==> flow/design.v <==
module DECODER_UNIT
(input wire [1:0]            alu_fun,
output reg arith_enable,logic_enable,comp_enable,shift_enable);
  always@(*)
  begin
    arith_enable = 1'b0;
    logic_enable = 1'b0;
    comp_enable = 1'b0;
    shift_enable = 1'b0;
    case(alu_fun)
      4'b00:arith_enable = 1'b1;
      4'b01:logic_enable = 1'b1;
      4'b10:comp_enable = 1'b1;
      4'b11:shift_enable = 1'b1;
      default: begin
            arith_enable = 1'b0;
            logic_enable = 1'b0;
            comp_enable =1'b 0;
            shift_enable = 1'b0;
        end
      endcase
  end
endmodule
module ARITHMATIC_UNIT#(parameter alu_width =16)
(
  input wire [alu_width-1:0]  A,B,
  input wire                  clk,rst,
  input wire arith_enable,
  input wire [1:0]            alu_fun,
  output reg                  arith_flag,carry_out,
  output reg [alu_width-1:0]  arith_out);
reg [alu_width:0] arith_out_reg;
wire carry_out_reg;
reg arith_flag_reg;  
always@(posedge clk or negedge rst)
begin
  if(!rst)
    begin
    arith_out <= 16'b0;
    carry_out <= 16'b0;
    arith_flag <= 16'b0;
    end
  else
   begin
    arith_out <= arith_out_reg[alu_width-1:0];
    carry_out <= carry_out_reg;
    arith_flag <= arith_flag_reg;
   end 
end
always@(*)
  begin
    arith_out_reg   = 1'b0  ;
    arith_flag_reg  = 1'b0 ;
      if(arith_enable)
        begin
    case(alu_fun)  
    4'b00:begin
    arith_out_reg   = A+B  ;
    arith_flag_reg  = 1'b1 ;
            end
    4'b01:begin
    arith_out_reg   = A-B  ;
    arith_flag_reg  = 1'b1 ;
           end
    4'b10:begin
    arith_out_reg   = A*B  ;
    arith_flag_reg  = 1'b1 ;
            end
    4'b11:begin
    arith_out_reg   = (B == 0) ? {1'b0, {alu_width{1'b1}}} : A/B  ;
    arith_flag_reg  = 1'b1 ;
           end
          endcase
          end    
end
assign carry_out_reg = arith_out_reg[alu_width] ;
endmodule
module LOGIC_UNIT#(parameter alu_width =16)
(
  input wire [alu_width-1:0]  A,B,
  input wire                  clk,rst,
  input wire logic_enable,
  input wire [1:0]            alu_fun,
  output reg                  logic_flag,
  output reg [alu_width-1:0]  logic_out);
reg [alu_width-1:0] logic_out_reg;
reg logic_flag_reg;
always @ (posedge clk or negedge rst)
 begin 
   if (!rst)
     begin
      logic_out  <= 'b0 ;
      logic_flag <= 'b0 ;	
	 end
   else
     begin   
      logic_out  <= logic_out_reg ;
      logic_flag <= logic_flag_reg ;
	 end
 end	
always@(*)
begin
    logic_out_reg  = 1'b0  ;
    logic_flag_reg = 1'b0 ;
    if(logic_enable)
        begin
    case(alu_fun)  
    4'b00:begin
    logic_out_reg   = A&B  ;
    logic_flag_reg  = 1'b1 ;
            end
    4'b01:begin
    logic_out_reg   = A|B  ;
    logic_flag_reg  = 1'b1 ;
           end
    4'b10:begin
    logic_out_reg   = ~(A&B) ;
    logic_flag_reg  = 1'b1 ;
            end
    4'b11:begin
    logic_out_reg   = ~(A|B) ;
    logic_flag_reg  = 1'b1 ;
           end
          endcase
          end            
end 
endmodule
module comparsion_unit#(parameter alu_width =16)
(
  input wire [alu_width-1:0]  A,B,
  input wire                  clk,rst,
  input wire comp_enable,
  input wire [1:0]            alu_fun,
  output reg                  comp_flag,
  output reg [alu_width-1:0]  comp_out);
reg comp_out_reg ;
reg  comp_flag_reg ;
always @ (posedge clk or negedge rst)
 begin 
   if (!rst)
     begin
      comp_out  <= 'b0 ;
      comp_flag <= 'b0 ;	
	 end
   else
     begin   
      comp_out  <= comp_out_reg ;
      comp_flag <= comp_flag_reg ;
	 end
 end
always@(*)
    begin
      comp_out_reg = 1'b0;
      comp_flag_reg = 1'b0;
      if(comp_enable)
        begin
  case(alu_fun)
      4'b00:begin
      comp_out_reg = 1'b0;
      comp_flag_reg = 1'b1;
      end 
      4'b01:begin
        comp_flag_reg  = 1'b1;
        if(A==B)
           begin
    comp_out_reg = 1'b1;
          end
       else
          begin
    comp_out_reg   = 1'b0;
          end
        end
    4'b10:begin
      comp_flag_reg  = 1'b1 ;
      if(A > B)
        begin
    comp_out_reg   = 1'b1;
        end
    else
        begin
    comp_out_reg   = 1'b0;
        end
        end
    4'b11:begin
      comp_flag_reg  = 1'b1;
      if(A < B)
          begin
    comp_out_reg   = 16'b1;
          end
    else
          begin
    comp_out_reg   = 1'b0;
          end
      end
   endcase
          end
   end
  endmodule
module shift_unit#(parameter alu_width =16)
(
  input wire [alu_width-1:0]  A,B,
  input wire                  clk,rst,
  input wire                shift_enable,
  input wire [1:0]            alu_fun,
  output reg                  shift_flag,
  output reg [alu_width-1:0]  shift_out);
reg [alu_width-1:0]  shift_out_reg ;
reg shift_flag_reg ;
always @ (posedge clk or negedge rst)
 begin 
   if (!rst)
     begin
      shift_out  <= 'b0 ;
      shift_flag <= 'b0 ;	
	 end
   else
     begin   
      shift_out  <= shift_out_reg ;
      shift_flag <= shift_flag_reg ;
	 end
 end
   always@(*)
begin
        shift_out_reg = 1'b0;
        shift_flag_reg = 1'b0;
      if(shift_enable)
        begin
      case(alu_fun)  
        4'b00:begin
        shift_flag_reg = 1'b1;
        shift_out_reg = A >> 1;
        end
        4'b01:begin
        shift_out_reg = A << 1;
        shift_flag_reg = 1'b1;
        end
        4'b10:begin
        shift_flag_reg = 1'b1;
        shift_out_reg = B >> 1;
         end
        4'b11:begin
        shift_flag_reg = 1'b1;
        shift_out_reg = B << 1;
        end
      endcase
end
end 
endmodule
module TOP_VIEW#(parameter alu_width =16)
(
  input wire [alu_width-1:0]    A,B,
  input wire                    clk,rst,
  input wire [3:0]              alu_fun,
  output wire                   arith_flag,carry_out,logic_flag,comp_flag,shift_flag,
  output wire [alu_width-1:0]   arith_out,logic_out,comp_out,shift_out
  );
wire                  comp_enable ;
wire                  shift_enable ;
wire                  logic_enable ;
wire                  arith_enable ;
  DECODER_UNIT U_decoder(
  .alu_fun(alu_fun[3:2]),
  .arith_enable(arith_enable),
  .logic_enable(logic_enable),
  .shift_enable(shift_enable),
  .comp_enable(comp_enable)
  );
  ARITHMATIC_UNIT U_arithmatic(
  .A(A),
  .arith_enable(arith_enable),
  .B(B),
  .clk(clk),
  .rst(rst),
  .alu_fun(alu_fun[1:0]),
  .arith_out(arith_out),
  .arith_flag(arith_flag),
  .carry_out(carry_out)
  );
   LOGIC_UNIT U_logic(
  .A(A),
  .logic_enable(logic_enable),
  .B(B),
  .clk(clk),
  .rst(rst),
  .alu_fun(alu_fun[1:0]),
  .logic_out(logic_out),
  .logic_flag(logic_flag)
   );
   comparsion_unit U_comp (
  .A(A),
  .comp_enable(comp_enable),
  .B(B),
  .clk(clk),
  .rst(rst),
  .alu_fun(alu_fun[1:0]),
  .comp_out(comp_out),
  .comp_flag(comp_flag)
  );
  shift_unit U_shift(
  .A(A),
  .shift_enable(shift_enable),
  .B(B),
  .clk(clk),
  .rst(rst),
  .alu_fun(alu_fun[1:0]),
  .shift_out(shift_out),
  .shift_flag(shift_flag)
  );
endmodule
## Reports on TOP_VIEW

Tool output for the design above, in the order of the flow.
Lines are those of the file above, counted from 1.
Cell names lack the library's common part.
The mark - stands for no value.

| inputs | value |
|---|---|
| top module | TOP_VIEW |
| clock input | clk |
| cell library | sky130hd |
| library corner | tt_025C_1v80 |

## Word level

Yosys after proc, flatten, opt, wreduce and memory -nomap, before mapping. Enables and synchronous resets that opt folds into registers are not counted as muxes. Memory bits, and registers merged into a memory's read port (data or address), are not among the register bits. Print and check cells are not counted. Equal cells are merged and count once.

| cells by class | value |
|---|---|
| multipliers | 1 |
| div/mod/pow operators | 1 |
| reduce/logical cells | 8 |
| $lt $le $gt $ge | 2 |
| add/subtract/negate cells | 2 |
| equality and inequality tests | 7 |
| muxes and demuxes | 21 |
| bitwise operators | 4 |

Operators by type and width:

| cell | count |
|---|---|
| 16-bit by 16-bit divider with 17-bit output | 1 |
| 16-bit by 16-bit multiplier with 17-bit output | 1 |
| 16-bit parallel mux with 4-bit select | 2 |
| 17-bit parallel mux with 4-bit select | 1 |
| 17-bit two-way mux | 2 |
| 16-bit inverter | 2 |
| 16-bit two-way mux | 2 |
| 16-bit by 16-bit adder with 17-bit output | 1 |
| 16-bit by 16-bit subtractor with 17-bit output | 1 |
| 16-bit greater-than comparator | 1 |
| 16-bit less-than comparator | 1 |
| 16-bit == test | 1 |
| 16-bit AND | 1 |
| 16-bit OR | 1 |
| 16-bit zero test | 1 |
| 3-bit OR reduction | 4 |
| 1-bit two-way mux | 9 |
| 2-bit == test (second input constant) | 4 |
| 1-bit parallel mux with 2-bit select | 4 |
| 2-bit by 1-bit == test with 1-bit output (second input constant) | 2 |
| 2-bit zero test | 2 |
| 4-bit OR reduction | 1 |
| 1-bit parallel mux with 4-bit select | 1 |

| bit counts | value |
|---|---|
| cells after elaboration | 55 |
| bits in registers | 54 |

## Logic depth

Longest topological path by Yosys (ltp), each cell counted once; first at word level (registers and memories cut), then after technology mapping (sequential cells cut; the memories' decode and read muxes count).

| depth | value |
|---|---|
| word-level depth | 4 |
| ABC_AREA | 0 |
| depth in mapped cells | 143 |
| depth with buffers taken out | 134 |

## Mapped cells and area

Yosys stat after the flow's synthesis: flattened, memories mapped to cells. It holds for the ABC_AREA given above (unset counts as 0); a run with the other value may have another netlist.

Cell types:

| cell | count |
|---|---|
| ha_1 | 251 |
| fa_1 | 96 |
| dfrtp_1 | 54 |
| xnor2_1 | 105 |
| nor2_1 | 242 |
| inv_1 | 199 |
| nand2_1 | 180 |
| a21oi_1 | 113 |
| xor2_1 | 42 |
| o21ai_0 | 68 |
| mux4_2 | 15 |
| nor3_1 | 64 |
| mux2_2 | 27 |
| mux2i_1 | 28 |
| o21a_1 | 37 |
| a21o_1 | 36 |
| clkbuf_1 | 69 |
| nor2b_1 | 35 |

Not listed: further types 85, cells in them 393.

| synthesis totals | value |
|---|---|
| cell area after synthesis | 0.0162156 mm2 |
| buffer cells | 101 |
| flip-flop cells | 54 |
| cell count | 2,054 |

The figures by module come from a second, unflattened synthesis with its own total; it is not the netlist above.

| unflattened totals | value |
|---|---|
| cell total of the unflattened synthesis | 2,031 |
| area (unflattened synthesis) | 0.0159741 mm2 |

Each row is one instance without its submodules.

By module:

| module | cells | area (mm2) | seq. area (mm2) | times used |
|---|---|---|---|---|
| ARITHMATIC_UNIT | 1,837 | 0.0137807 | 0.0004504 | 1 |
| LOGIC_UNIT | 56 | 0.000807 | 0.0004254 | 1 |
| shift_unit | 55 | 0.000732 | 0.0004254 | 1 |
| comparsion_unit | 79 | 0.0006281 | 0.00005 | 1 |
| DECODER_UNIT | 4 | 0.0000263 | 0 | 1 |
| TOP_VIEW | 0 | 0 | 0 | 1 |

## Worst setup path after synthesis

OpenSTA on the mapped netlist: ideal clock, no wires. The path of least setup slack (recovery checks aside). Input and output delay are each 20% of the period. Register names are those of the netlist, which keeps one name where synthesis merged equal registers.

| timing after synthesis | value |
|---|---|
| path kind | input to register |
| start point | input B[0] |
| end point | register U_arithmatic.arith_out[0] |
| stages | 136 |
| arrival | 35.642 ns |
| setup slack | 0.234 ns |
| path delay | 28.566 ns |
| library setup time | 0.124 ns |
| period | 36.0 ns |
| required time | 35.876 ns |
| synthesis period reached | 35.766 ns |

"path delay" = arrival - input delay + setup time.
"stages" counts driving pins, that of a launching flip-flop among them; a cell with two outputs on the path counts twice.
"synthesis period reached" is the clock period less the worst setup slack; recovery checks do not enter. This is arithmetic on one report: input and output delays are still those of the set period (20% each).
Between the ends stands the longest chain of elaborated cells between them, by number of cells; it is not shown to be the way that was timed. Of several equally long chains one is given.
A line is the first line of the expression or statement that the cell stems from. Yosys adds cells for indexed reads and writes and turns some case tables into memories.

| between the ends, after synthesis | value |
|---|---|
| cells stage by stage | clkbuf_1 clkinv_1 ha_1 o21ai_0 nand2b_1 a31oi_1 nor2_1 ha_1 o21a_1 o22ai_1 or4_1 o31ai_1 ha_1 nor3_1 a211oi_1 nand3_1 mux2_2 ha_1 [... 100 more ...] a31oi_1 o21ai_0 o41a_1 clkbuf_1 nor2_1 a21oi_1 ha_1 nor2b_1 o21a_1 o21a_1 o21a_1 o21ai_0 nand2b_1 a21oi_1 nor3_1 a2111oi_0 o21ai_0 o31a_1 |
| cells in the longest elaborated chain | 4 |
| elaborated cells on any way between the ends | 8 |
| source lines of those cells | 6 |

Ends and longest elaborated chain, after synthesis:

| element | line | RTL |
|---|---|---|
| start, declared | 251 | `input wire [alu_width-1:0]    A,B,` |
| 16-bit by 16-bit divider with 17-bit output | 70 | `arith_out_reg   = (B == 0) ? {1'b0, {alu_width{1'b1}}} : A/B  ;` |
| 17-bit two-way mux | 70 |  |
| 17-bit parallel mux with 4-bit select | 56 | `case(alu_fun)` |
| 17-bit two-way mux | 54 | `if(arith_enable)` |
| end, assigned | 39 | `arith_out <= 16'b0;` |
| end, assigned | 45 | `arith_out <= arith_out_reg[alu_width-1:0];` |
| end, declared | 31 | `output reg [alu_width-1:0]  arith_out);` |

## Timing after layout

From the final timing report of flow run A: the path of least setup slack in the routed layout; clock arrival at registers is part of the times.

| timing after layout | value |
|---|---|
| path kind | input to register |
| start point | input B[14] |
| end point | register U_arithmatic.arith_out[0] |
| required time | 49.50 ns |
| period | 49.3 ns |
| arrival | 42.40 ns |
| setup slack | 7.09 ns |
| library setup time | 0.11 ns |
| stages | 125 |

Between the ends stands the longest chain of elaborated cells between them, by number of cells; it is not shown to be the way that was timed. Of several equally long chains one is given.

| between the ends, after layout | value |
|---|---|
| cells stage by stage | clkdlybuf4s50_1 nor3_2 and3_1 nand2_2 nor4b_1 ha_1 o22ai_1 nor2_1 o31ai_1 ha_1 nor3_1 a211oi_1 nand3_1 mux2_2 ha_1 nand2_1 a21oi_1 o21ai_1 [... 89 more ...] nand2b_1 a31oi_1 o21ai_0 o41a_1 nor2_1 a21oi_1 ha_1 nor2b_1 o21a_1 o21a_1 o21a_1 o21ai_0 nand2b_1 a21oi_1 nor3_1 a2111oi_0 o21ai_0 o31a_1 |
| cells in the longest elaborated chain | 4 |
| elaborated cells on any way between the ends | 5 |
| source lines of those cells | 3 |

Ends and longest elaborated chain, after layout:

| element | line | RTL |
|---|---|---|
| start, declared | 251 | `input wire [alu_width-1:0]    A,B,` |
| 16-bit by 16-bit divider with 17-bit output | 70 | `arith_out_reg   = (B == 0) ? {1'b0, {alu_width{1'b1}}} : A/B  ;` |
| 17-bit two-way mux | 70 |  |
| 17-bit parallel mux with 4-bit select | 56 | `case(alu_fun)` |
| 17-bit two-way mux | 54 | `if(arith_enable)` |
| end, assigned | 39 | `arith_out <= 16'b0;` |
| end, assigned | 45 | `arith_out <= arith_out_reg[alu_width-1:0];` |
| end, declared | 31 | `output reg [alu_width-1:0]  arith_out);` |

# Flow runs of TOP_VIEW

Measured data: module TOP_VIEW, platform sky130hd, 6 stored runs of the flow under differing settings, order arbitrary. Input and output delays are each 20% of the period that was set; the output load is 0.01 pF.
A setting shown as . is not set for that run.
A result given as . is not shown for that run.

| run name | ABC_AREA | CELL_PAD_IN_SITES_DETAIL_PLACEMENT | CELL_PAD_IN_SITES_GLOBAL_PLACEMENT | CORE_MARGIN | CORE_UTILIZATION | CTS_CLUSTER_SIZE | MIN_ROUTING_LAYER | PLACE_DENSITY | SETUP_SLACK_MARGIN | period_ns | CAP_MARGIN | SLEW_MARGIN | CTS_CLUSTER_DIAMETER | GPL_ROUTABILITY_DRIVEN | GPL_TIMING_DRIVEN | HOLD_SLACK_MARGIN | MAX_ROUTING_LAYER | PLACE_DENSITY_LB_ADDON | TNS_END_PERCENT | die footprint (mm2) | standard-cell area after layout (mm2) | cell area after synthesis (mm2) | lowest setup slack (ns) | total negative setup slack (ns) | final design utilization (%) |
|---|---|---|---|---|---|---|---|---|---|---|---|---|---|---|---|---|---|---|---|---|---|---|---|---|---|
| flow run A | 0 | 0 | 2 | 4 | 36 | 62 | met1 | 0.64 | 4.3 | 49.3 | 20 | 20 | . | . | . | . | . | . | . | 0.0485035 | 0.0179935 | 0.0162156 | 7.093 | 0.000 | 40.5 |
| flow run B | . | . | . | 2 | 40 | . | . | . | . | 36.0 | 20 | 20 | . | . | . | . | . | . | . | 0.0421645 | 0.0188406 | 0.0162156 | 1.453 | 0.000 | 47.2 |
| flow run C | . | . | . | 10 | 40 | . | met2 | . | 4.03 | 22.0 | 25 | 25 | 240 | 1 | 0 | 0.23 | met4 | 0.23 | 35 | 0.0489914 | 0.0219773 | 0.0162156 | -8.588 | -23.619 | 55.1 |
| flow run D | . | 2 | 2 | 2 | 60 | . | met2 | . | . | 36.0 | 20 | 20 | . | 0 | . | . | met4 | . | . | . | . | . | . | . | . |
| flow run E | . | . | . | 4 | 40 | . | met2 | . | 5.0 | 22.0 | 20 | 20 | 240 | . | 0 | . | met4 | . | 35 | 0.0438232 | 0.0222401 | 0.0162156 | -9.070 | -27.294 | 55.7 |
| flow run F | . | . | . | 2 | 40 | . | . | . | . | 24.9 | 20 | 20 | . | . | . | . | . | . | . | 0.0421645 | 0.0235714 | 0.0162156 | -4.829 | -9.395 | 59.1 |

Flow run D: did not finish, placement stopped with GPL-0301
